==> flow/design.v <==
module Controller(Vppg, Find_Setting, CLK, rst_n, DC_Comp, PGA_Gain, CLK_Filter, LED_IR, LED_RED, IR_ADC_Value, RED_ADC_Value, LED_Drive);
input 		CLK;							 
input 		rst_n;							 
input 		Find_Setting;					 
input[7:0] 	Vppg;							 
output reg 			LED_IR;					 
output reg 			LED_RED;				 
output reg			CLK_Filter;				 
output reg  [3:0] 	LED_Drive;				 
output reg  [3:0] 	PGA_Gain;				 
output reg  [6:0] 	DC_Comp;				 
output reg  [7:0]   IR_ADC_Value;			 
output reg  [7:0]   RED_ADC_Value;			 
parameter 		 MAX_RAND_VOLTAGE = 250;
parameter 		 MIN_RAND_VOLTAGE = 5;
parameter		 MITTEL_VOLTAGE   = 127;
localparam[2:0]  INITIAL 			    = 3'b001;  
localparam[2:0]  IDLE         		    = 3'b010;  
localparam[2:0]  FIND_SETTING			= 3'b000;
localparam[2:0]  SWEEP_DC_COMP  		= 3'b011;  
localparam[2:0]  INCREASE_PGA_GAIN      = 3'b100;  
localparam[2:0]  OSCILLATE   	     	= 3'b101;  
localparam[2:0]  FIRST_DC_COMP   		= 3'b110;  
reg [9:0]  	counter;						 
reg [3:0] 	gaintemp;						
reg [3:0] 	PGA_Gain_IR;					 
reg [3:0] 	PGA_Gain_RED;					 
reg [2:0]   currentState, nextState;		 
reg [7:0]   DC_left, DC_right, DC_Comp_temp;  
reg [6:0]   DC_Comp_IR;						 
reg [6:0]   DC_Comp_RED; 				     
reg [1:0]	red_on_flag; 					 
reg [9:0]   min_index;						 
reg [9:0]   max_index;						 
reg [7:0]  	temp_min;						 
reg [7:0]  	temp_max;						 
reg [3:0]   gaintemp_max;
reg [3:0]   gaintemp_min;
reg 		start;
always@(posedge CLK or negedge rst_n) begin
	if(~rst_n)begin
		currentState  <= INITIAL;	
	end
    else begin 
		currentState  <= nextState;
	end
end
always@(posedge CLK) begin
	if(counter == 999) begin
			counter <= 0;
		end
		else if(counter >= 0) begin
		counter <= counter + 1;
		end
	 case(currentState)
		INITIAL: begin  
			nextState          <= FIND_SETTING;
			counter		       <= 0;
			PGA_Gain_RED 	   <= 0;
			PGA_Gain_IR		   <= 0;
			DC_Comp_temp	   <= 0;
			DC_Comp_IR 	       <= 0;
			DC_Comp_RED        <= 0; 
			red_on_flag        <= 1;  
			temp_min		   <= 255;
			temp_max           <= 0;
			min_index		   <= 0;
			max_index 		   <= 0;
			LED_IR			   <= 0;
			LED_RED			   <= 1;
			PGA_Gain		   <= 4'd0;
			gaintemp  		   <= 15;
			LED_Drive 	       <= 8;
			CLK_Filter         <= 0;
			gaintemp_max       <= 0;
			gaintemp_min       <= 0;
			start <= 0;
			DC_Comp            <= 0;
			IR_ADC_Value       <= 0;
			RED_ADC_Value      <= 0;
		end
		FIND_SETTING: begin  
		if(Find_Setting) begin
			nextState <= IDLE;
			end
		end
		IDLE: begin  
			DC_left	  <= 0;
			DC_right  <= MITTEL_VOLTAGE; 
            case(red_on_flag)   
                0: begin   
					nextState <= FIRST_DC_COMP;
		   		    LED_IR    <= 1;
		            LED_RED   <= 0;
                    DC_Comp   <= 0;
					temp_min  <= 255;
					temp_max  <= 0;
				end
				1: begin   
					nextState <= FIRST_DC_COMP;
		   			LED_IR    <= 0;
		   		    LED_RED   <= 1;
                    DC_Comp   <= 0; 	
					temp_min  <= 255;
					temp_max  <= 0;
				end 
				2: begin   
					if (Vppg < temp_min && LED_RED == 1) begin
		 				temp_min  <= Vppg;
		 				min_index <= counter;  
		 				nextState <= IDLE;
					end
					if (Vppg > temp_max && LED_RED == 1) begin
		 				temp_max  <= Vppg;
		 				max_index <= counter;  
						nextState <= IDLE;
					end
					if (counter == 999 && LED_RED == 1)begin  
						nextState <= SWEEP_DC_COMP;  
					end	
					if(LED_IR == 1) begin
						nextState <= SWEEP_DC_COMP;
					end				    
				end
                default:;
            endcase
		end 
		FIRST_DC_COMP:begin	 
			if ((DC_right - DC_left) > 1)begin 
				if(Vppg < MITTEL_VOLTAGE)begin
					DC_right 	    <= 	DC_Comp;
					DC_Comp_temp	<=  DC_Comp + DC_left;
					DC_Comp  		<=  DC_Comp_temp >>1;
				end else if(Vppg > MITTEL_VOLTAGE)begin
					DC_left 	    <=	DC_Comp;
					DC_Comp_temp 	<=  DC_Comp + DC_right;
					DC_Comp 	    <=  DC_Comp_temp >> 1;
				end else begin
					DC_left			<=	DC_Comp;
					DC_right		<=	DC_Comp;
				end	
			end else begin
				red_on_flag     	<=	 2;
				nextState			<= 	IDLE;					
			end
	    end
		SWEEP_DC_COMP: begin   
				if (counter < (((min_index +max_index) >> 1) + 7) && counter >= (((min_index + max_index) >> 1) - 7))begin 
					if(Vppg < MITTEL_VOLTAGE)begin
						DC_right 	    <= 	DC_Comp;
						DC_Comp_temp	<=  DC_Comp + DC_left;
						DC_Comp  		<=  DC_Comp_temp >>1;
					end else if(Vppg > MITTEL_VOLTAGE)begin
						DC_left 	    <=	DC_Comp;
						DC_Comp_temp    <=  DC_Comp + DC_right;
						DC_Comp 	    <=  DC_Comp_temp >> 1;
					end else begin
						DC_left			<=	DC_Comp;
						DC_right		<=	DC_Comp;
						nextState 		<= INCREASE_PGA_GAIN;
					end	
				end else if (counter >= (((min_index +max_index) >> 1) + 7)) begin 
					nextState	    <= INCREASE_PGA_GAIN;
				end         
		end
		INCREASE_PGA_GAIN: begin  
			if((counter >= max_index) && counter <= (max_index + 4'd15)) begin  
				if(Vppg < MAX_RAND_VOLTAGE) begin
					PGA_Gain <= PGA_Gain + 4'd1;
				end
				else begin
					gaintemp_max <= PGA_Gain;   
				end
				if(counter == (max_index + 4'd15)) begin   
					PGA_Gain <= 4'd0;
					start <= 1;
				end
			end
			if(start) begin
				start <= 0;
				if(2000 < gaintemp_max) begin
					red_on_flag    <= 0 ;
					counter    	   <= 0;  
					if(LED_IR) begin					 
						DC_Comp_IR    <= DC_Comp;		 
						PGA_Gain_IR   <= gaintemp_min; 	 
						nextState     <= OSCILLATE;
						PGA_Gain      <= 4'd0;  
						gaintemp      <= 15;
						gaintemp_max  <= 0;
						gaintemp_min  <= 0;
					end
					if(LED_RED) begin
						DC_Comp_RED   <= DC_Comp;		 
						PGA_Gain_RED  <= gaintemp_min;   
						nextState  	  <= IDLE; 			 
						PGA_Gain   	  <= 4'd0; 			 
						gaintemp      <= 15;
						gaintemp_max  <= 0;
						gaintemp_min  <= 0;
						LED_RED	      <= 0;
						LED_IR	      <= 1;
					end
				end
				else begin	
					red_on_flag 	  <= 0 ;
					counter    	      <= 0;  
					if(LED_IR) begin
						DC_Comp_IR    <= DC_Comp;		     
						PGA_Gain_IR   <= gaintemp_max; 		 
						nextState     <= OSCILLATE;			 
						PGA_Gain      <= 4'd0;  
						gaintemp      <= 15;
						gaintemp_max  <= 0;
						gaintemp_min  <= 0;
						LED_RED	      <= 1;
						LED_IR	      <= 0;
					end
					if(LED_RED) begin
						DC_Comp_RED   <= DC_Comp;			 
						PGA_Gain_RED  <= gaintemp_max;		 
						nextState     <= IDLE; 				 
						PGA_Gain      <= 4'd0; 				 
						gaintemp      <= 15;
						gaintemp_max  <= 0;
						gaintemp_min  <= 0;
						LED_RED	  	  <= 0;
						LED_IR	      <= 1;
					end
				end
			end
		end 
		OSCILLATE: begin  
			CLK_Filter <=~CLK_Filter;  
			if(counter == 9) begin	  
				LED_RED <= ~LED_RED; 
				LED_IR  <= ~LED_IR;
				counter <= 0;  
				if(LED_IR) begin
					DC_Comp  	  <= DC_Comp_RED;
					PGA_Gain 	  <= PGA_Gain_RED;
					IR_ADC_Value  <= Vppg;  
				end
				if(LED_RED) begin
					DC_Comp 	  <= DC_Comp_IR;
					PGA_Gain 	  <= PGA_Gain_IR;
					RED_ADC_Value <= Vppg;  
				end
			end	
		end
		default: nextState <= IDLE;
	endcase
end
endmodule
module FIR_Filter(
    input wire CLK,                  
    input wire CLK_Filter,           
    input wire [7:0] input_data,     
    input wire rst_n,                
    output reg [19:0] output_data    
);
parameter NUM_SHI_REGS = 22;	 
parameter NUM_ADD_REGS = 11;     
reg     [7:0]   shift_regs   [NUM_SHI_REGS-1:0];   
reg     [8:0]   add_regs     [NUM_ADD_REGS-1:0];   
reg 	[16:0]  order[NUM_ADD_REGS-1:0];  
wire    [7:0]   COEFFICIENTS [NUM_ADD_REGS-1:0];   
assign COEFFICIENTS[0]  =    8'd2;
assign COEFFICIENTS[1]  =    8'd10;
assign COEFFICIENTS[2]  =    8'd16;
assign COEFFICIENTS[3]  =    8'd28;
assign COEFFICIENTS[4]  =    8'd43;
assign COEFFICIENTS[5]  =    8'd60;
assign COEFFICIENTS[6]  =    8'd78;
assign COEFFICIENTS[7]  =    8'd95;
assign COEFFICIENTS[8]  =    8'd111;
assign COEFFICIENTS[9]  =    8'd122;
assign COEFFICIENTS[10] =    8'd128;
always @(posedge CLK or negedge rst_n) begin
    if (!rst_n) begin
        shift_regs[0]  <= 8'b0;
        shift_regs[1]  <= 8'b0;
        shift_regs[2]  <= 8'b0;
        shift_regs[3]  <= 8'b0;
        shift_regs[4]  <= 8'b0;
        shift_regs[5]  <= 8'b0;
        shift_regs[6]  <= 8'b0;
        shift_regs[7]  <= 8'b0;
        shift_regs[8]  <= 8'b0;
        shift_regs[9]  <= 8'b0;
        shift_regs[10] <= 8'b0;
        shift_regs[11] <= 8'b0;
        shift_regs[12] <= 8'b0;
        shift_regs[13] <= 8'b0;
        shift_regs[14] <= 8'b0;
        shift_regs[15] <= 8'b0;
        shift_regs[16] <= 8'b0;
        shift_regs[17] <= 8'b0;
        shift_regs[18] <= 8'b0;
        shift_regs[19] <= 8'b0;
        shift_regs[20] <= 8'b0;
        shift_regs[21] <= 8'b0;
        add_regs[0]  <= 9'b0;
        add_regs[1]  <= 9'b0;
        add_regs[2]  <= 9'b0;
        add_regs[3]  <= 9'b0;
        add_regs[4]  <= 9'b0;
        add_regs[5]  <= 9'b0;
        add_regs[6]  <= 9'b0;
        add_regs[7]  <= 9'b0;
        add_regs[8]  <= 9'b0;
        add_regs[9]  <= 9'b0;
        add_regs[10] <= 9'b0;
        order[0]  <= 17'b0;
        order[1]  <= 17'b0;
        order[2]  <= 17'b0;
        order[3]  <= 17'b0;
        order[4]  <= 17'b0;
        order[5]  <= 17'b0;
        order[6]  <= 17'b0;
        order[7]  <= 17'b0;
        order[8]  <= 17'b0;
        order[9]  <= 17'b0;
        order[10] <= 17'b0;
        output_data <= 20'd0;
    end else if (CLK_Filter) begin
        shift_regs[0]  <= input_data;
        shift_regs[1]  <= shift_regs[0];
        shift_regs[2]  <= shift_regs[1];
        shift_regs[3]  <= shift_regs[2];
        shift_regs[4]  <= shift_regs[3];
        shift_regs[5]  <= shift_regs[4];
        shift_regs[6]  <= shift_regs[5];
        shift_regs[7]  <= shift_regs[6];
        shift_regs[8]  <= shift_regs[7];
        shift_regs[9]  <= shift_regs[8];
        shift_regs[10] <= shift_regs[9];
        shift_regs[11] <= shift_regs[10];
        shift_regs[12] <= shift_regs[11];
        shift_regs[13] <= shift_regs[12];
        shift_regs[14] <= shift_regs[13];
        shift_regs[15] <= shift_regs[14];
        shift_regs[16] <= shift_regs[15];
        shift_regs[17] <= shift_regs[16];
        shift_regs[18] <= shift_regs[17];
        shift_regs[19] <= shift_regs[18];
        shift_regs[20] <= shift_regs[19];
        shift_regs[21] <= shift_regs[20];
        add_regs[0]     <= shift_regs[0] + shift_regs[21];
        add_regs[1]     <= shift_regs[1] + shift_regs[20];
        add_regs[2]     <= shift_regs[2] + shift_regs[19];
        add_regs[3]     <= shift_regs[3] + shift_regs[18];
        add_regs[4]     <= shift_regs[4] + shift_regs[17];
        add_regs[5]     <= shift_regs[5] + shift_regs[16];
        add_regs[6]     <= shift_regs[6] + shift_regs[15];
        add_regs[7]     <= shift_regs[7] + shift_regs[14];
        add_regs[8]     <= shift_regs[8] + shift_regs[13];
        add_regs[9]     <= shift_regs[9] + shift_regs[12];
        add_regs[10]    <= shift_regs[10] + shift_regs[11];
        order[0]    <= COEFFICIENTS[0] * add_regs[0];
        order[1]    <= COEFFICIENTS[1] * add_regs[1];
        order[2]    <= COEFFICIENTS[2] * add_regs[2];
        order[3]    <= COEFFICIENTS[3] * add_regs[3];
        order[4]    <= COEFFICIENTS[4] * add_regs[4];
        order[5]    <= COEFFICIENTS[5] * add_regs[5];
        order[6]    <= COEFFICIENTS[6] * add_regs[6];
        order[7]    <= COEFFICIENTS[7] * add_regs[7];
        order[8]    <= COEFFICIENTS[8] * add_regs[8];
        order[9]    <= COEFFICIENTS[9] * add_regs[9];
        order[10]   <= COEFFICIENTS[10] * add_regs[10];
	    output_data <=   order[0] + order[1] + order[2] + order[3] 
                       + order[4] + order[5] + order[6] + order[7] 
                       + order[8] + order[9] + order[10];
    end
end
endmodule
module Controller_FIR (
	input	[7:0] 	VPPG,             
	input 		  	Find_Setting,     
	input 		  	CLK,              
	input 		  	rst_n,            
	output 	[6:0] 	DC_Comp,          
	output 	[3:0] 	pga_Gain,         
	output 		  	LED_IR,           
	output 		  	LED_RED,          
	output  [19:0] 	Out_RED_Filtered, 
	output  [19:0] 	Out_IR_Filtered,  
	output  [3:0] 	LED_Drive         
);
	wire [7:0] IR_ADC_Value, RED_ADC_Value;
	wire 	   CLK_Filter;
	reg        CLK_Filter_q;    
	wire       Filter_En;       
	always @(posedge CLK or negedge rst_n) begin
		if (!rst_n) CLK_Filter_q <= 1'b0;
		else        CLK_Filter_q <= CLK_Filter;
	end
	assign Filter_En = CLK_Filter & ~CLK_Filter_q;
    Controller ct(  .Vppg(VPPG), 
                    .Find_Setting(Find_Setting), 
                    .CLK(CLK), 
                    .rst_n(rst_n), 
                    .DC_Comp(DC_Comp), 
                    .PGA_Gain(pga_Gain), 
                    .CLK_Filter(CLK_Filter), 
                    .LED_IR(LED_IR), 
                    .LED_RED(LED_RED),
                    .IR_ADC_Value(IR_ADC_Value), 
                    .RED_ADC_Value(RED_ADC_Value), 
                    .LED_Drive(LED_Drive)); 
	FIR_Filter red( .CLK(CLK),
                    .CLK_Filter(Filter_En), 
                    .input_data(RED_ADC_Value),
                    .rst_n(rst_n),  
                    .output_data(Out_RED_Filtered));
	FIR_Filter ir(  .CLK(CLK),
                    .CLK_Filter(Filter_En), 
                    .input_data(IR_ADC_Value),
                    .rst_n(rst_n),  
                    .output_data(Out_IR_Filtered));
endmodule
# From RTL to reports: Controller_FIR
# Tool output for the design above, in the order of the flow.
# Lines are those of the file above, counted from 1.
# Operators: Yosys type, input widths -> output width; for muxes data width and select width s.
# Library cell names are shortened.
# A cell with -- has no value.
# inputs
top	Controller_FIR
clock_port	CLK
cell_library	sky130hd
corner	tt_025C_1v80

# Word level
# Counts by Yosys on the flattened word-level netlist (proc, flatten, opt, wreduce). Print and check cells are left out. Cells with the same type and inputs are merged into one.
# classes
add_sub_neg	51
multipliers	16
div_mod_pow	0
n_cmp	13
n_eq	38
shifts	0
muxes	119
bitwise	6
reduce_logical	36
# op_table
cell	n
$mul 6x9->15 const A	6
$mul 7x9->16 const A	4
$add 20x17->20	14
$add 8x8->9	22
$mul 3x9->12 const A	4
$mux 8	17
$mul 4x9->13 const A	2
$mux 4	25
$pmux 8 s2	6
$mux 7	12
$mux 10	8
$pmux 8 s3	3
$ge 10x32->1	2
$reduce_and 3->1	15
$add 20x13->20	2
$add 20x16->20	2
$pmux 10 s2	2
$mux 3	13
$add 10x17->18	2
$pmux 7 s5	1
$lt 10x32->1	1
$add 31x3->32 const B	1
$sub 31x3->32 const B	1
$gt 32x1->1 const B	1
$pmux 4 s2	4
$pmux 10 s3	1
$pmux 7 s2	2
$ne 2x1->1 const B	11
# Not listed: further kinds 51, cells in them 95.
# bits
regBits	1042
latch_bits	0
mem_bits_rw	0
mem_bits_ro	0
clocked_rd_ports_x_width	0
memories	0
in_bits	11
elab_cells	395

# Logic depth
# Depth = most cells in a row (Yosys ltp): at word level without a register or memory, in the mapped netlist without a sequential cell, where the memories' decode and read muxes count.
# depth
word_depth	10
abc_area	0
mapped_depth	29
mapped_depth_nobuf	29

# Netlist
# Source: synth_stat.txt of the flow (Yosys; design flattened, memories mapped). It holds for the ABC_AREA given above (unset counts as 0); a run with the other value may have another netlist.
# by_type
cell_type	n
dfrtp_1	875
fa_1	472
ha_1	751
nand2_1	1837
edfxtp_1	119
inv_1	808
o21ai_0	494
xnor2_1	243
a21oi_1	316
o21bai_1	149
xor2_1	118
clkbuf_1	210
a21o_1	103
nor2_1	117
mux2i_1	27
dfxtp_1	13
and3_1	41
nand2b_1	36
# Not listed: further types 60, cells in them 327.
# mapped
cells	7056
yosys_area_um2	67938.9
seq_area_um2	25756.0
ff_cells	1008
# The figures by module come from a second, unflattened synthesis with its own total; it is not the netlist above.
# hier_totals
cells_unflattened	6519
area_unflattened_um2	70946.8
# Each row is one instance without its submodules.
# modules
module	instances	cells	area_um2
FIR_Filter	2	2831	31059.8
Controller	1	855	8788.4
Controller_FIR	1	2	38.8

# Worst setup path after synthesis
# Source: OpenSTA report_checks on the synthesized netlist (no wires, ideal clock, input and output delay 20% of the period each), path of least setup slack; recovery checks are left aside. Register names are those of the netlist, which keeps one name where synthesis merged equal registers.
# synth_path
path_type	register to register
startpoint	register red.order[1][1]
endpoint	register red.output_data[18]
period_ps	10000
launch_ps	0
arrival_time_ps	6172
t_required_ps	9867
slack_ps	3695
delay_ps	6305
path_stages	28
path_buffers	0
period_less_setup_slack_ps	6305
# "delay_ps" = arrival - input delay + setup time.
# "path_stages": output pins that drive a net of the path, with the launching flip-flop's if there is one; two outputs of one cell count as two.
# "period_less_setup_slack_ps" is the clock period less the worst setup slack; recovery checks do not enter. This is arithmetic on one report: input and output delays are still those of the set period (20% each).
# The rows between start and end are the longest chain of elaborated cells between them; the timing report does not say that the signal goes this way. Where chains are equally long, one stands for them.
# A line is the first line of the expression or statement that the cell stems from. Yosys adds cells for indexed reads and writes and turns some case tables into memories.
# synth_between
path_cell_list	dfrtp_1 ha_1 fa_1 a21oi_1 nor2_1 nor2_1 o21bai_1 a21oi_1 nor2b_1 o21ai_0 nor2b_1 xnor2_1 fa_1 inv_1 fa_1 fa_1 inv_1 fa_1 fa_1 ha_1 nand2_1 o21ai_0 o41ai_1 o21a_1 a21oi_1 a21oi_1 xor2_1 o21ai_0
elab_chain_len	10
# synth_rtl
element	line	text
from (decl)	266	reg [16:0] order[NUM_ADD_REGS-1:0];
from (assign)	315	order[1]  <= 17'b0;
from (assign)	361	order[1]    <= COEFFICIENTS[1] * add_regs[1];
$add 10x17->18	371	output_data <= order[0] + order[1] + order[2] + order[3]
$add 20x13->20	371
$add 20x17->20 (7 in a row)	371
$add 20x16->20	371
to (assign)	325	output_data <= 20'd0;
to (assign)	371
to (decl)	260	output reg [19:0] output_data

# Path in the finished layout
# From the final timing report of run A: the path of least setup slack in the routed layout; clock arrival at registers is part of the times.
# The report prints the path's times to 10 ps; the period is as set.
# layout_path
path_type	register to register
startpoint	register red.order[1][1]
endpoint	register red.output_data[18]
period_ps	11200
launch_ps	750
arrival_time_ps	7730
t_required_ps	11790
slack_ps	4060
path_stages	28
path_buffers	0
# The rows between start and end are the longest chain of elaborated cells between them; the timing report does not say that the signal goes this way. Where chains are equally long, one stands for them.
# layout_between
path_cell_list	dfrtp_1 ha_1 fa_1 a21oi_1 nor2_1 nor2_1 o21bai_1 a21oi_1 nor2b_1 o21ai_0 nor2b_1 xnor2_1 fa_1 inv_1 fa_1 fa_1 inv_1 fa_1 fa_1 ha_1 nand2_1 o21ai_0 o41ai_1 o21a_1 a21oi_1 a21oi_1 xor2_1 o21ai_0
elab_chain_len	10
# layout_rtl
element	line	text
from (decl)	266	reg [16:0] order[NUM_ADD_REGS-1:0];
from (assign)	315	order[1]  <= 17'b0;
from (assign)	361	order[1]    <= COEFFICIENTS[1] * add_regs[1];
$add 10x17->18	371	output_data <= order[0] + order[1] + order[2] + order[3]
$add 20x13->20	371
$add 20x17->20 (7 in a row)	371
$add 20x16->20	371
to (assign)	325	output_data <= 20'd0;
to (assign)	371
to (decl)	260	output reg [19:0] output_data

Top module Controller_FIR; platform sky130hd; tools Yosys and OpenROAD; 4 stored runs in no particular order. Input and output delays are each 20% of the period that was set; the output load is 0.01 pF.
"achieved_clock_period_ps": clock period set for the run, less the worst setup slack. It is reckoned from that one timing run; input and output delays stay at 20% of the period that was set.
By "timing.worst_path_ps" is meant the share of the clock period that the worst setup path is allowed (20% is reserved at inputs, 20% at outputs), minus its slack. Clock arrival times at its registers enter into it.
"timing.worst_path_ps" is given in steps of 10 ps.

Run A, flow files:
==> flow/run.sh <==
#!/bin/bash
# the make line also repeats the synthesis and layout settings of config.mk as NAME=value (left out here)
make -C /OpenROAD-flow-scripts/flow DESIGN_CONFIG=/design/flow/config.mk WORK_HOME=/design/flow/orfs CLKGATE_MAP_FILE= finish
==> flow/config.mk <==
export PLATFORM = sky130hd
export DESIGN_NAME = Controller_FIR
export DESIGN_NICKNAME = Controller_FIR
export VERILOG_FILES = /design/flow/design.v
export SDC_FILE = /design/flow/constraint.sdc
export NUM_CORES = 4
export LEC_CHECK = 0
export CAP_MARGIN = 20
export CELL_PAD_IN_SITES_DETAIL_PLACEMENT = 1
export CELL_PAD_IN_SITES_GLOBAL_PLACEMENT = 0
export CORE_MARGIN = 7
export CORE_UTILIZATION = 43
export PLACE_DENSITY_LB_ADDON = 0.04
export SETUP_SLACK_MARGIN = 1.49
export SLEW_MARGIN = 35
==> flow/constraint.sdc <==
create_clock -name core_clock -period 11.2 [get_ports {CLK}]
set_input_delay 2.2400 -clock core_clock [delete_from_list [all_inputs] [get_ports {CLK}]]
set_output_delay 2.2400 -clock core_clock [all_outputs]
set_load 0.01 [all_outputs]

==> results of run A, as CSV <==
result,value
stdcell_area_um2,75426.1
holdWs_ps,348
ws_setup_ps,4063
synthesis_area_um2,67938.9
final_die_area_um2,169324.0
timing.worst_path_ps,7140
path_kind,"register to register"
achieved_clock_period_ps,7137
post_route_util_pct,48.2
total_negative_slack_ps,0

Run B, flow files:
==> flow/run.sh <==
#!/bin/bash
# the make line also repeats the synthesis and layout settings of config.mk as NAME=value (left out here)
make -C /OpenROAD-flow-scripts/flow DESIGN_CONFIG=/design/flow/config.mk WORK_HOME=/design/flow/orfs CLKGATE_MAP_FILE= finish
==> flow/config.mk <==
export PLATFORM = sky130hd
export DESIGN_NAME = Controller_FIR
export DESIGN_NICKNAME = Controller_FIR
export VERILOG_FILES = /design/flow/design.v
export SDC_FILE = /design/flow/constraint.sdc
export NUM_CORES = 4
export LEC_CHECK = 0
export ABC_AREA = 1
export CAP_MARGIN = 20
export CELL_PAD_IN_SITES_DETAIL_PLACEMENT = 2
export CELL_PAD_IN_SITES_GLOBAL_PLACEMENT = 3
export CORE_MARGIN = 2
export CORE_UTILIZATION = 47
export CTS_CLUSTER_DIAMETER = 66
export HOLD_SLACK_MARGIN = 0.23
export MAX_ROUTING_LAYER = met4
export MIN_ROUTING_LAYER = met2
export PLACE_DENSITY_LB_ADDON = 0.23
export SLEW_MARGIN = 20
==> flow/constraint.sdc <==
create_clock -name core_clock -period 6.22 [get_ports {CLK}]
set_input_delay 1.2440 -clock core_clock [delete_from_list [all_inputs] [get_ports {CLK}]]
set_output_delay 1.2440 -clock core_clock [all_outputs]
set_load 0.01 [all_outputs]

Run B: stopped before the end: routing reported GRT-0116

Run C, flow files:
==> flow/run.sh <==
#!/bin/bash
# the make line also repeats the synthesis and layout settings of config.mk as NAME=value (left out here)
make -C /OpenROAD-flow-scripts/flow DESIGN_CONFIG=/design/flow/config.mk WORK_HOME=/design/flow/orfs CLKGATE_MAP_FILE= finish
==> flow/config.mk <==
export PLATFORM = sky130hd
export DESIGN_NAME = Controller_FIR
export DESIGN_NICKNAME = Controller_FIR
export VERILOG_FILES = /design/flow/design.v
export SDC_FILE = /design/flow/constraint.sdc
export NUM_CORES = 4
export LEC_CHECK = 0
export CAP_MARGIN = 20
export CELL_PAD_IN_SITES_GLOBAL_PLACEMENT = 3
export CORE_MARGIN = 4
export CORE_UTILIZATION = 63
export CTS_CLUSTER_DIAMETER = 66
export MAX_ROUTING_LAYER = met4
export PLACE_DENSITY = 0.59
export SLEW_MARGIN = 20
==> flow/constraint.sdc <==
create_clock -name core_clock -period 10.0 [get_ports {CLK}]
set_input_delay 2.0000 -clock core_clock [delete_from_list [all_inputs] [get_ports {CLK}]]
set_output_delay 2.0000 -clock core_clock [all_outputs]
set_load 0.01 [all_outputs]

Run C: stopped before the end: placement reported GPL-0301

Run D, flow files:
==> flow/run.sh <==
#!/bin/bash
# the make line also repeats the synthesis and layout settings of config.mk as NAME=value (left out here)
make -C /OpenROAD-flow-scripts/flow DESIGN_CONFIG=/design/flow/config.mk WORK_HOME=/design/flow/orfs CLKGATE_MAP_FILE= finish
==> flow/config.mk <==
export PLATFORM = sky130hd
export DESIGN_NAME = Controller_FIR
export DESIGN_NICKNAME = Controller_FIR
export VERILOG_FILES = /design/flow/design.v
export SDC_FILE = /design/flow/constraint.sdc
export NUM_CORES = 4
export LEC_CHECK = 0
export CAP_MARGIN = 10
export CELL_PAD_IN_SITES_DETAIL_PLACEMENT = 1
export CORE_ASPECT_RATIO = 1.14
export CORE_MARGIN = 7
export CORE_UTILIZATION = 22
export CTS_CLUSTER_DIAMETER = 161
export CTS_CLUSTER_SIZE = 77
export GPL_ROUTABILITY_DRIVEN = 1
export HOLD_SLACK_MARGIN = 0.07
export MIN_ROUTING_LAYER = met2
export PLACE_DENSITY_LB_ADDON = 0.17
export SETUP_SLACK_MARGIN = 0.79
export SLEW_MARGIN = 40
export TNS_END_PERCENT = 85
==> flow/constraint.sdc <==
create_clock -name core_clock -period 9.3 [get_ports {CLK}]
set_input_delay 1.8600 -clock core_clock [delete_from_list [all_inputs] [get_ports {CLK}]]
set_output_delay 1.8600 -clock core_clock [all_outputs]
set_load 0.01 [all_outputs]

==> results of run D, as CSV <==
result,value
stdcell_area_um2,74750.4
holdWs_ps,380
ws_setup_ps,2196
synthesis_area_um2,67938.9
final_die_area_um2,324602.0
timing.worst_path_ps,7100
path_kind,"register to register"
achieved_clock_period_ps,7104
post_route_util_pct,24.4
total_negative_slack_ps,0
